==> flow/design.v <==
`timescale 1ns / 1ps
module compl_mul(
   input logic clk_i, 
   input logic srst_i,
   input logic signed [17:0]data_a_i_i,   
   input logic signed [17:0]data_a_q_i,   
   input logic signed [17:0]data_b_i_i,   
   input logic signed [17:0]data_b_q_i,   
   output  logic signed  [36:0]data_i_o,    
   output  logic signed [36:0]data_q_o     
   );
   logic signed [35:0] prod_ii, prod_iq, prod_qi, prod_qq;
   assign prod_ii = data_a_i_i * data_b_i_i;
   assign prod_qq = data_a_q_i * data_b_q_i;
   assign prod_iq = data_a_i_i * data_b_q_i;
   assign prod_qi = data_a_q_i * data_b_i_i;
   always_ff@(posedge clk_i) begin
       if(srst_i)begin
           data_i_o<=0;
           data_q_o<=0;
       end
       else begin
           data_i_o<=prod_ii-prod_qq;
           data_q_o<=prod_iq+prod_qi;
       end
   end
endmodule
# From RTL to reports: compl_mul
# Tool output for the design above, in the order of the flow.
# Line numbers count from 1 in the design file above.
# Operators: Yosys type, input widths -> output width; for muxes data width and select width s.
# Library cell names are shortened.
# The mark -- stands for no value.
# inputs
top_module,compl_mul
clock_port,clk_i
cell_library,sky130hd
lib_corner,tt_025C_1v80

# Word-level counts
# Yosys after proc, flatten, opt, wreduce and memory -nomap, before mapping. Enables and synchronous resets that opt folds into registers are not counted as muxes. Memory bits, and registers merged into a memory's read port (data or address), are not among the register bits. Print and check cells are not counted. Equal cells are merged and count once.
# bits
output_inout_bits,74
ramBits,0
mem_count,0
rom_bits,0
word_cells,8
clocked_rd_ports_x_width,0
latch_bits,0
in_bits,74
regBits,74
# op_classes
div,0
shift,0
n_logic,0
addsub,2
mul,4
reduce_logical,0
n_eq,0
muxes,0
n_cmp,0
# ops
operator,n
$mul 18x18->36,4
$add 36x36->37,1
$sub 36x36->37,1

# Logic depth
# Depth = most cells in a row (Yosys ltp): at word level without a register or memory, in the mapped netlist without a sequential cell, where the memories' decode and read muxes count.
# depth
word_depth,2
abc_area,0
ltp_mapped,30
mapped_depth_nobuf,28

# Synthesis result
# Source: synth_stat.txt of the flow (Yosys; design flattened, memories mapped). It holds for the ABC_AREA given above (unset counts as 0); a run with the other value may have another netlist.
# mapped
buf_cells,281
mapped_area_um2,50933.8
sequential_area_um2,1481.4
cells,5407
ff_cells,74
# by_type
cell,n
fa_1,1470
inv_1,1493
ha_1,323
and2_1,559
nand2_1,700
dfxtp_1,74
clkbuf_1,279
xnor2_1,70
nor2_1,122
a21oi_1,53
xor2_1,29
a21o_1,30
nand2b_1,34
o21ai_0,32
nor2b_1,16
a211oi_1,11
nor3_1,14
o21bai_1,9
# Not listed: further types 40, cells in them 89.

# Timing after synthesis
# Path of least setup slack by OpenSTA after synthesis, without wires, with an ideal clock, recovery checks aside; 20% of the period is set as input and as output delay. Where synthesis merged equal registers, the netlist keeps one of their names.
# synth_path
path_type,input-to-reg
start,input data_a_q_i[17]
end,register data_q_o[33]
input_delay_ns,3.200
t_first_pin_ns,3.200
clock_period_ns,16.0
driving_pins,24
setup_ns,0.128
t_arrival_ns,10.177
slack_ns,5.696
required_time_ns,15.872
delay_ns,7.105
synth_period_reached_ns,10.304
# "delay_ns" is the arrival time less input delay plus setup time.
# "driving_pins" counts driving pins, that of a launching flip-flop among them; a cell with two outputs on the path counts twice.
# "synth_period_reached_ns" = period - worst setup slack (recovery checks aside). The figure is calculated, with input and output delays left at 20% of the set period.
# The rows between start and end are the longest chain of elaborated cells between them; the timing report does not say that the signal goes this way. Where chains are equally long, one stands for them.
# A line is the first line of the expression or statement that the cell stems from. Yosys adds cells for indexed reads and writes and turns some case tables into memories.
# synth_via
path_cell_list,clkbuf_1 > clkbuf_1 > nand2_1 > fa_1 > fa_1 > inv_1 > fa_1 > fa_1 > fa_1 > fa_1 > fa_1 > inv_1 > fa_1 > inv_1 > ha_1 > o21ai_0 > nand2b_1 > o41a_1 > a221o_1 > a41oi_4 > o211ai_2 > o31ai_2 > xor2_1 > nor2_1
elab_chain_cells,2
cells_between,2
cone_lines,2
classes_between,add/sub (1); mul (1)
# synth_lines
item,line,rtl
"start, declared",6,"input logic signed [17:0]data_a_q_i,"
$mul 18x18->36,16,assign prod_qi = data_a_q_i * data_b_i_i;
$add 36x36->37,24,data_q_o<=prod_iq+prod_qi;
"end, assigned",20,data_q_o<=0;
"end, assigned",24,
"end, declared",10,output  logic signed [36:0]data_q_o

# Path in the finished layout
# From the final timing report of run 1: the path of least setup slack in the routed layout; clock arrival at registers is part of the times.
# layout_path
path_type,input-to-reg
start,input data_b_q_i[14]
end,register data_q_o[34]
slack_ns,6.25
input_delay_ns,3.94
required_time_ns,20.00
t_first_pin_ns,3.94
t_arrival_ns,13.75
setup_ns,0.13
driving_pins,24
clock_period_ns,19.7
# The rows between start and end are the longest chain of elaborated cells between them; the timing report does not say that the signal goes this way. Where chains are equally long, one stands for them.
# layout_via
path_cell_list,clkdlybuf4s50_1 > clkbuf_1 > and2_1 > fa_1 > fa_1 > inv_1 > fa_1 > inv_1 > fa_1 > fa_1 > fa_1 > fa_1 > inv_1 > fa_1 > inv_1 > ha_1 > and3_1 > nand3_1 > a21oi_1 > nor2_1 > o31ai_1 > o41ai_1 > xor2_1 > nor2_1
elab_chain_cells,2
cells_between,2
cone_lines,2
classes_between,add/sub (1); mul (1)
# layout_lines
item,line,rtl
"start, declared",8,"input logic signed [17:0]data_b_q_i,"
$mul 18x18->36,15,assign prod_iq = data_a_i_i * data_b_q_i;
$add 36x36->37,24,data_q_o<=prod_iq+prod_qi;
"end, assigned",20,data_q_o<=0;
"end, assigned",24,
"end, declared",10,output  logic signed [36:0]data_q_o

Subject: compl_mul on sky130hd, stored results

Hello all,

Stored flow runs of compl_mul (4 of them; Yosys, OpenROAD, sky130hd). They differ in their settings and are not a sequence. Constraints: input delay and output delay 20% of the set period each, output load 0.01 pF.
By "achieved_period_ns" is meant the clock period of the run minus its worst setup slack. This is arithmetic on one report: input and output delays are still those of the set period (20% each).
"timing.worst_path_ns": the worst setup path's part of the clock period (all of it between registers, 20% less for each end at a port) less its slack. A launch clock that arrives late makes it longer, a capture clock that arrives late makes it shorter.

Run 1, flow files:
==> flow/run.sh <==
#!/bin/bash
# the make line also repeats the synthesis and layout settings of config.mk as NAME=value (left out here)
make -C /OpenROAD-flow-scripts/flow DESIGN_CONFIG=/design/flow/config.mk WORK_HOME=/design/flow/orfs CLKGATE_MAP_FILE= finish
==> flow/config.mk <==
export PLATFORM = sky130hd
export DESIGN_NAME = compl_mul
export DESIGN_NICKNAME = compl_mul
export VERILOG_FILES = /design/flow/design.v
export SDC_FILE = /design/flow/constraint.sdc
export NUM_CORES = 4
export LEC_CHECK = 0
export CAP_MARGIN = 20
export CORE_MARGIN = 2
export CORE_UTILIZATION = 41
export CTS_CLUSTER_DIAMETER = 69
export GPL_ROUTABILITY_DRIVEN = 1
export GPL_TIMING_DRIVEN = 0
export MIN_ROUTING_LAYER = met1
export PLACE_DENSITY_LB_ADDON = 0.06
export SETUP_SLACK_MARGIN = 1.47
export SLEW_MARGIN = 20
==> flow/constraint.sdc <==
create_clock -name core_clock -period 19.7 [get_ports {clk_i}]
set_input_delay 3.9400 -clock core_clock [delete_from_list [all_inputs] [get_ports {clk_i}]]
set_output_delay 3.9400 -clock core_clock [all_outputs]
set_load 0.01 [all_outputs]

==> results of run 1, as CSV <==
result,value
synthArea_um2,50933.8
dieArea_um2,127064.0
post_route_stdcell_area_um2,54652.4
utilization_frac,0.443
final_setup_ws_ns,6.250
tns_setup_ns,0.000
hold_ws_ns,4.141
achieved_period_ns,13.450
timing.worst_path_ns,9.51
worstPathKind,"input-to-reg"

Run 2, flow files:
==> flow/run.sh <==
#!/bin/bash
# the make line also repeats the synthesis and layout settings of config.mk as NAME=value (left out here)
make -C /OpenROAD-flow-scripts/flow DESIGN_CONFIG=/design/flow/config.mk WORK_HOME=/design/flow/orfs CLKGATE_MAP_FILE= finish
==> flow/config.mk <==
export PLATFORM = sky130hd
export DESIGN_NAME = compl_mul
export DESIGN_NICKNAME = compl_mul
export VERILOG_FILES = /design/flow/design.v
export SDC_FILE = /design/flow/constraint.sdc
export NUM_CORES = 4
export LEC_CHECK = 0
export ABC_AREA = 1
export CAP_MARGIN = 40
export CORE_ASPECT_RATIO = 0.98
export CORE_MARGIN = 2
export CORE_UTILIZATION = 39
export MAX_ROUTING_LAYER = met4
export MIN_ROUTING_LAYER = met2
export SLEW_MARGIN = 20
export TNS_END_PERCENT = 90
==> flow/constraint.sdc <==
create_clock -name core_clock -period 11.9 [get_ports {clk_i}]
set_input_delay 2.3800 -clock core_clock [delete_from_list [all_inputs] [get_ports {clk_i}]]
set_output_delay 2.3800 -clock core_clock [all_outputs]
set_load 0.01 [all_outputs]

==> results of run 2, as CSV <==
result,value
synthArea_um2,53259.8
dieArea_um2,139535.0
post_route_stdcell_area_um2,57336.2
utilization_frac,0.422
final_setup_ws_ns,0.785
tns_setup_ns,0.000
hold_ws_ns,2.867
achieved_period_ns,11.115
timing.worst_path_ns,8.73
worstPathKind,"input-to-reg"

Run 3, flow files:
==> flow/run.sh <==
#!/bin/bash
# the make line also repeats the synthesis and layout settings of config.mk as NAME=value (left out here)
make -C /OpenROAD-flow-scripts/flow DESIGN_CONFIG=/design/flow/config.mk WORK_HOME=/design/flow/orfs CLKGATE_MAP_FILE= finish
==> flow/config.mk <==
export PLATFORM = sky130hd
export DESIGN_NAME = compl_mul
export DESIGN_NICKNAME = compl_mul
export VERILOG_FILES = /design/flow/design.v
export SDC_FILE = /design/flow/constraint.sdc
export NUM_CORES = 4
export LEC_CHECK = 0
export CAP_MARGIN = 30
export CELL_PAD_IN_SITES_DETAIL_PLACEMENT = 2
export CORE_MARGIN = 6
export CORE_UTILIZATION = 64
export CTS_CLUSTER_SIZE = 99
export GPL_ROUTABILITY_DRIVEN = 1
export MIN_ROUTING_LAYER = met2
export SLEW_MARGIN = 20
export TNS_END_PERCENT = 100
==> flow/constraint.sdc <==
create_clock -name core_clock -period 11.0 [get_ports {clk_i}]
set_input_delay 2.2000 -clock core_clock [delete_from_list [all_inputs] [get_ports {clk_i}]]
set_output_delay 2.2000 -clock core_clock [all_outputs]
set_load 0.01 [all_outputs]

Run 3: not finished: placement ended with a tool error

Run 4, flow files:
==> flow/run.sh <==
#!/bin/bash
# the make line also repeats the synthesis and layout settings of config.mk as NAME=value (left out here)
make -C /OpenROAD-flow-scripts/flow DESIGN_CONFIG=/design/flow/config.mk WORK_HOME=/design/flow/orfs CLKGATE_MAP_FILE= finish
==> flow/config.mk <==
export PLATFORM = sky130hd
export DESIGN_NAME = compl_mul
export DESIGN_NICKNAME = compl_mul
export VERILOG_FILES = /design/flow/design.v
export SDC_FILE = /design/flow/constraint.sdc
export NUM_CORES = 4
export LEC_CHECK = 0
export ABC_AREA = 0
export CAP_MARGIN = 40
export CORE_ASPECT_RATIO = 0.98
export CORE_MARGIN = 2
export CORE_UTILIZATION = 55
export CTS_CLUSTER_DIAMETER = 194
export CTS_CLUSTER_SIZE = 50
export GPL_ROUTABILITY_DRIVEN = 1
export GPL_TIMING_DRIVEN = 0
export HOLD_SLACK_MARGIN = 0.05
export MAX_ROUTING_LAYER = met4
export MIN_ROUTING_LAYER = met1
export SLEW_MARGIN = 25
export TNS_END_PERCENT = 90
==> flow/constraint.sdc <==
create_clock -name core_clock -period 8.11 [get_ports {clk_i}]
set_input_delay 1.6220 -clock core_clock [delete_from_list [all_inputs] [get_ports {clk_i}]]
set_output_delay 1.6220 -clock core_clock [all_outputs]
set_load 0.01 [all_outputs]

==> results of run 4, as CSV <==
result,value
synthArea_um2,50933.8
dieArea_um2,95057.9
post_route_stdcell_area_um2,62269.7
utilization_frac,0.678
final_setup_ws_ns,-0.221
tns_setup_ns,-1.402
hold_ws_ns,1.787
achieved_period_ns,8.331
timing.worst_path_ns,6.71
worstPathKind,"input-to-reg"

Thanks
